==> flow/design.v <==
`timescale 1ns/1ns
module ALU (
    input  logic clk,
    input  logic rst_n,
    input  logic [5:0] alu_op,
    input  logic word,
    input  logic [15:0] a,
    input  logic [15:0] b,
    input  logic cf_in,
    input  logic [4:0] shift_cnt,
    output logic [15:0] result
);
    logic [15:0] a_in, b_in;
    parameter ADD = 6'b000000;
    parameter SUB = 6'b000001;
    parameter CMP = 6'b000010;
    parameter INC = 6'b000011;
    parameter DEC = 6'b000100;
    parameter NEG = 6'b000101;
    parameter AND = 6'b000110;
    parameter OR = 6'b000111;
    parameter XOR = 6'b001000;
    parameter NOT = 6'b001001;
    parameter TEST = 6'b001010;
    parameter SHL = 6'b001011;
    parameter SHR = 6'b001100;
    parameter SAR = 6'b001101;
    parameter ROL = 6'b001110;
    parameter ROR = 6'b001111;
    parameter RCL = 6'b010000;
    parameter RCR = 6'b010001;
    parameter MUL = 6'b010010;
    parameter IMUL = 6'b010011;
    parameter DIV = 6'b010100;
    parameter IDIV = 6'b010101;
    always @(posedge clk or negedge rst_n) begin
        if (!rst_n) begin
            a_in <= 0;
            b_in <= 0;
        end else begin
            case(alu_op)
                ADD: begin
                    result <= a + b;
                end
                SUB: begin
                    result <= a - b;
                end
                CMP: begin
                    result <= a - b;
                end
                INC: begin
                    result <= a + 1;
                end
                DEC: begin
                    result <= a - 1;
                end
                NEG: begin
                    result <= 0 - a;
                end
                AND: begin
                    result <= a & b;
                end
                OR: begin
                    result <= a | b;
                end
                XOR: begin
                    result <= a ^ b;
                end
                NOT: begin
                    result <= ~a;
                end
                TEST: begin
                    result <= a & b;
                end
                SHL: begin
                    result <= a << shift_cnt;
                end
                SHR: begin
                    result <= a >> shift_cnt;
                end
                SAR: begin
                    result <= a >>> shift_cnt;
                end
                ROL: begin
                    result <= {a[15:0], a[15:0]};
                end
                ROR: begin
                    result <= {a[0], a[15:1]};
                end
                RCL: begin
                    result <= {a[15:0], cf_in};
                end
                RCR: begin
                    result <= {cf_in, a[15:0]};
                end
                MUL: begin
                    result <= a * b;    
                end
                IMUL: begin
                    result <= a * b;    
                end
                DIV: begin
                    result <= (b == 16'd0) ? 16'hFFFF : a / b;
                end
                IDIV: begin
                    result <= (b == 16'd0) ? 16'hFFFF : a / b;
                end
            endcase
        end
    end
endmodule
## From RTL to reports: ALU

Tool output for the design above, in the order of the flow.
Lines are those of the file above, counted from 1.
Operators carry their Yosys type and port widths (W data, S select, Z words).
Library cell names are shortened.
Not given: --

| design | value |
|---|---|
| top module | ALU |
| clock port | clk |
| library | sky130hd |
| corner | tt_025C_1v80 |

## After elaboration

Yosys after proc, flatten, opt, wreduce and memory -nomap, before mapping. Memory bits, and registers merged into a memory's read port (data or address), are not among the register bits. Print and check cells are not counted. Equal cells are merged and count once.

| cells by class | value |
|---|---|
| add/sub/neg operators | 5 |
| multipliers | 1 |
| divide/modulo/power cells | 1 |
| order comparisons | 0 |
| equal/unequal tests | 21 |
| shifts and indexed selects | 3 |
| multiplexer cells | 2 |
| bitwise operators | 4 |
| reductions and logical operators | 9 |

Operators with widths:

| kind | number |
|---|---|
| $pmux W16 S17 | 1 |
| $div A16 B16 Y16 | 1 |
| $mul A16 B16 Y16 | 1 |
| $eq A6 B4 Y1 const B | 8 |
| $eq A6 B5 Y1 const B | 6 |
| $eq A6 B3 Y1 const B | 4 |
| $reduce_bool A18 Y1 | 1 |
| $sub A1 B16 Y16 const A | 1 |
| $add A16 B1 Y16 const B | 1 |
| $sub A16 B1 Y16 const B | 1 |
| $add A16 B16 Y16 | 1 |
| $sub A16 B16 Y16 | 1 |
| $and A16 B16 Y16 | 1 |
| $or A16 B16 Y16 | 1 |
| $xor A16 B16 Y16 | 1 |
| $shl A16 B5 Y16 | 1 |
| $shr A16 B5 Y16 | 1 |
| $sshr A16 B5 Y16 | 1 |
| $not A16 Y16 | 1 |
| $logic_not A16 Y1 | 1 |
| $mux W16 | 1 |
| $eq A6 B2 Y1 const B | 2 |
| $reduce_or A2 Y1 | 5 |
| $eq A6 B1 Y1 const B | 1 |
| $logic_not A6 Y1 | 1 |
| $reduce_and A2 Y1 | 1 |

| bit counts | value |
|---|---|
| register bits | 16 |
| bits in latches | 0 |
| bits in writable memories | 0 |
| ROM bits | 0 |
| word width x clocked read ports | 0 |
| memory cells | 0 |
| output and inout bits | 16 |

## Longest topological paths

Yosys ltp: most cells in a row. Word level: on the elaborated netlist, between registers, memories and ports. Mapped: between sequential cells and ports; inverters and the memories' decode and read muxes count.

| depth | value |
|---|---|
| word-level depth | 4 |
| ABC_AREA | 0 |
| depth in mapped cells | 128 |
| depth with buffers taken out | 116 |

## Mapped cells and area

Source: synth_stat.txt of the flow (Yosys; design flattened, memories mapped). It holds for the ABC_AREA given above (unset counts as 0); a run with the other value may have another netlist.
The area totals of this step are shown rounded.

| synthesis totals | value |
|---|---|
| cells in the netlist | 2158 |
| synthesis area | 15800 µm² |
| sequential part of the area | 480 µm² |
| mapped flip-flops | 16 |
| buffers | 116 |

Cell types:

| type | number | area in all (µm²) |
|---|---|---|
| ha_1 | 238 | 2.98E+03 |
| fa_1 | 81 | 1.62E+03 |
| nand2_1 | 222 | 833.299 |
| nor2_1 | 207 | 776.995 |
| xnor2_1 | 76 | 665.638 |
| a21oi_1 | 131 | 655.629 |
| inv_1 | 173 | 649.373 |
| o21ai_0 | 106 | 530.509 |
| edfxtp_1 | 16 | 480.461 |
| xor2_1 | 46 | 402.886 |
| clkbuf_1 | 89 | 334.07 |
| o211ai_1 | 44 | 330.317 |
| mux2_2 | 28 | 315.302 |
| a21o_1 | 40 | 300.288 |
| mux2i_1 | 30 | 300.288 |
| o21a_1 | 38 | 285.274 |
| nor3_1 | 56 | 280.269 |
| nand3_1 | 55 | 275.264 |

Other cell types: 77; their cells: 482.

## Worst setup path after synthesis

Source: OpenSTA report_checks on the synthesized netlist (no wires, ideal clock, input and output delay 20% of the period each), path of least setup slack; recovery checks are left aside. Register names are those of the netlist, which keeps one name where synthesis merged equal registers.

| path post-synthesis | value |
|---|---|
| path kind | input port to flip-flop |
| start point | input port b[0] |
| end point | register result[0] |
| period | 100000 ps |
| external input delay | 20000 ps |
| library setup time | 272 ps |
| time at the first pin | 20000 ps |
| data arrival time | 45923 ps |
| setup slack | 53805 ps |
| path delay | 26195 ps |
| stages on the path | 115 |
| buffers on the path | 9 |
| period reached after synthesis | 46195 ps |

"path delay" is the arrival time less input delay plus setup time.
"stages on the path" counts driving pins, that of a launching flip-flop among them; a cell with two outputs on the path counts twice.
"period reached after synthesis" is the clock period less the worst setup slack; recovery checks do not enter. This is arithmetic on one report: input and output delays are still those of the set period (20% each).
Between the ends stands the longest chain of elaborated cells between them, by number of cells; it is not shown to be the way that was timed. Of several equally long chains one is given.
A line is the first line of the expression or statement that the cell stems from. Yosys adds cells for indexed reads and writes and turns some case tables into memories.
At most two assigning lines are given for a register; there are more.

| between the ends, post-synthesis | value |
|---|---|
| path through | clkbuf_1 -> clkinv_1 -> ha_1 -> or2_2 -> a31oi_1 -> nor2_1 -> ha_1 -> o21a_1 -> o2111a_1 -> or4b_2 -> o31ai_1 -> ha_1 -> a21oi_1 -> nand2_1 -> a21o_1 -> and2_1 -> ha_1 -> o21ai_0 -> [... 79 more ...] -> ha_1 -> o211ai_1 -> a211oi_1 -> o31a_1 -> a221o_1 -> nand2_1 -> a311oi_1 -> clkbuf_1 -> mux2_2 -> ha_1 -> o21a_1 -> o21a_1 -> o21a_1 -> o21a_1 -> o211ai_1 -> a211oi_1 -> o21ai_0 -> a22oi_1 |
| cells in the longest elaborated chain | 3 |
| elaborated cells between the ends (all ways) | 10 |
| classes of those cells | add/sub (2); mul (1); div (1); mux (2); logic (3); reduce/logical (1) |

Ends and longest elaborated chain, post-synthesis:

| what | line | text |
|---|---|---|
| start, declared | 8 | `input  logic [15:0] b,` |
| $div A16 B16 Y16 | 106 | `result <= (b == 16'd0) ? 16'hFFFF : a / b;` |
| $mux W16 | 106 |  |
| $pmux W16 S17 | 41 | `case(alu_op)` |
| end, assigned | 43 | `result <= a + b;` |
| end, assigned | 46 | `result <= a - b;` |
| end, declared | 11 | `output logic [15:0] result` |

## Worst path after layout

From the final timing report of record 1: the path of least setup slack in the routed layout; clock arrival at registers is part of the times.
The report prints the path's times to 10 ps; the period is as set.

| path after layout | value |
|---|---|
| path kind | input port to flip-flop |
| start point | input port b[0] |
| end point | register result[0] |
| period | 65600 ps |
| external input delay | 13120 ps |
| library setup time | 320 ps |
| time at the first pin | 13120 ps |
| data arrival time | 48250 ps |
| setup slack | 17280 ps |
| stages on the path | 117 |
| buffers on the path | 9 |

Between the ends stands the longest chain of elaborated cells between them, by number of cells; it is not shown to be the way that was timed. Of several equally long chains one is given.
At most two assigning lines are given for a register; there are more.

| between the ends, after layout | value |
|---|---|
| path through | clkdlybuf4s50_1 -> clkbuf_1 -> clkinv_2 -> ha_1 -> or2_2 -> a31oi_1 -> nor2_1 -> ha_1 -> o21a_1 -> o2111a_1 -> or4b_2 -> o31ai_1 -> ha_1 -> a21oi_1 -> nand2_1 -> nand2_1 -> o311ai_0 -> a21boi_0 -> [... 81 more ...] -> ha_1 -> o211ai_1 -> a211oi_1 -> o31a_1 -> a221o_1 -> nand2_1 -> a311oi_1 -> clkbuf_1 -> mux2_2 -> ha_1 -> o21a_1 -> o21a_1 -> o21a_1 -> o21a_1 -> o211ai_1 -> a211oi_1 -> o21ai_0 -> a22oi_1 |
| cells in the longest elaborated chain | 3 |
| elaborated cells between the ends (all ways) | 10 |
| classes of those cells | add/sub (2); mul (1); div (1); mux (2); logic (3); reduce/logical (1) |

Ends and longest elaborated chain, after layout:

| what | line | text |
|---|---|---|
| start, declared | 8 | `input  logic [15:0] b,` |
| $div A16 B16 Y16 | 106 | `result <= (b == 16'd0) ? 16'hFFFF : a / b;` |
| $mux W16 | 106 |  |
| $pmux W16 S17 | 41 | `case(alu_op)` |
| end, assigned | 43 | `result <= a + b;` |
| end, assigned | 46 | `result <= a - b;` |
| end, declared | 11 | `output logic [15:0] result` |

Hand-over note for ALU

Measured data: module ALU, platform sky130hd, 6 stored runs of the flow under differing settings, order arbitrary. Input and output delays are each 20% of the period that was set; the output load is 0.01 pF.
"critical path time" is the time allowed to the run's worst setup path (the clock period less input and output delay, where it has them) less its slack. Clock arrival times count: a late capture clock shortens it, a late launch clock lengthens it.
By "total power after layout" is meant OpenSTA's value without simulated activity: inputs other than the clock are taken to toggle once in ten clock periods, and the tool carries that through the logic.
"critical path time" is given in steps of 10 ps.
The results are shown rounded.

#### Record 1

| setting | value |
|---|---|
| CAP_MARGIN | `20` |
| CORE_UTILIZATION | `45` |
| GPL_ROUTABILITY_DRIVEN | `1` |
| GPL_TIMING_DRIVEN | `0` |
| MIN_ROUTING_LAYER | `met2` |
| PLACE_DENSITY_LB_ADDON | `0.0` |
| SETUP_SLACK_MARGIN | `5.0` |
| period_ns | `65.6` |
| CORE_MARGIN | `2` |
| SLEW_MARGIN | `20` |

| result | value |
|---|---|
| Yosys chip area after synthesis | 15800 µm² |
| full die area | 36700 µm² |
| standard-cell area after layout | 17200 µm² |
| worst setup slack after layout | 17300 ps |
| post-route setup TNS | 0 ps |
| worst-case hold slack | 13900 ps |
| total power after layout | 0.408 mW |
| critical path time | 35200 ps |
| worst setup path type | input port to flip-flop |

#### Record 2

| setting | value |
|---|---|
| CAP_MARGIN | `35` |
| CELL_PAD_IN_SITES_DETAIL_PLACEMENT | `0` |
| CORE_UTILIZATION | `21` |
| GPL_TIMING_DRIVEN | `0` |
| MIN_ROUTING_LAYER | `met2` |
| PLACE_DENSITY_LB_ADDON | `0.11` |
| TNS_END_PERCENT | `50` |
| period_ns | `37.8` |
| CORE_MARGIN | `2` |
| SLEW_MARGIN | `20` |

| result | value |
|---|---|
| Yosys chip area after synthesis | 15800 µm² |
| full die area | 77700 µm² |
| standard-cell area after layout | 18600 µm² |
| worst setup slack after layout | 1210 ps |
| post-route setup TNS | 0 ps |
| worst-case hold slack | 8360 ps |
| total power after layout | 0.708 mW |
| critical path time | 29030 ps |
| worst setup path type | input port to flip-flop |

#### Record 3

| setting | value |
|---|---|
| CELL_PAD_IN_SITES_DETAIL_PLACEMENT | `1` |
| CELL_PAD_IN_SITES_GLOBAL_PLACEMENT | `3` |
| period_ns | `100.0` |
| CAP_MARGIN | `20` |
| CORE_MARGIN | `2` |
| CORE_UTILIZATION | `40` |
| SLEW_MARGIN | `20` |

| result | value |
|---|---|
| Yosys chip area after synthesis | 15800 µm² |
| full die area | 41200 µm² |
| standard-cell area after layout | 17200 µm² |
| worst setup slack after layout | 46900 ps |
| post-route setup TNS | 0 ps |
| worst-case hold slack | 20800 ps |
| total power after layout | 0.212 mW |
| critical path time | 33060 ps |
| worst setup path type | input port to flip-flop |

#### Record 4

| setting | value |
|---|---|
| ABC_AREA | `0` |
| CELL_PAD_IN_SITES_DETAIL_PLACEMENT | `1` |
| CORE_MARGIN | `3` |
| CORE_UTILIZATION | `47` |
| HOLD_SLACK_MARGIN | `0.18` |
| PLACE_DENSITY | `0.37` |
| SETUP_SLACK_MARGIN | `1.35` |
| SLEW_MARGIN | `0` |
| TNS_END_PERCENT | `20` |
| period_ns | `87.2` |
| CAP_MARGIN | `20` |

| result | value |
|---|---|
| Yosys chip area after synthesis | 15800 µm² |
| full die area | 36000 µm² |
| standard-cell area after layout | 17000 µm² |
| worst setup slack after layout | 36700 ps |
| post-route setup TNS | 0 ps |
| worst-case hold slack | 18200 ps |
| total power after layout | 0.249 mW |
| critical path time | 33100 ps |
| worst setup path type | input port to flip-flop |

#### Record 5

| setting | value |
|---|---|
| ABC_AREA | `1` |
| CAP_MARGIN | `15` |
| CELL_PAD_IN_SITES_DETAIL_PLACEMENT | `0` |
| CELL_PAD_IN_SITES_GLOBAL_PLACEMENT | `3` |
| CORE_ASPECT_RATIO | `0.91` |
| CORE_UTILIZATION | `64` |
| CTS_CLUSTER_DIAMETER | `223` |
| GPL_ROUTABILITY_DRIVEN | `0` |
| GPL_TIMING_DRIVEN | `0` |
| HOLD_SLACK_MARGIN | `0.21` |
| MIN_ROUTING_LAYER | `met1` |
| SETUP_SLACK_MARGIN | `1.63` |
| SLEW_MARGIN | `15` |
| TNS_END_PERCENT | `20` |
| period_ns | `100.0` |
| CORE_MARGIN | `2` |

Unfinished; error GPL-0301 in placement.

#### Record 6

| setting | value |
|---|---|
| ABC_AREA | `1` |
| CELL_PAD_IN_SITES_DETAIL_PLACEMENT | `2` |
| CELL_PAD_IN_SITES_GLOBAL_PLACEMENT | `0` |
| CORE_ASPECT_RATIO | `0.91` |
| CORE_UTILIZATION | `52` |
| GPL_TIMING_DRIVEN | `0` |
| MIN_ROUTING_LAYER | `met2` |
| SETUP_SLACK_MARGIN | `1.63` |
| TNS_END_PERCENT | `20` |
| period_ns | `100.0` |
| CAP_MARGIN | `20` |
| CORE_MARGIN | `2` |
| SLEW_MARGIN | `20` |

Unfinished; error DPL-0033 in placement.

End of note.
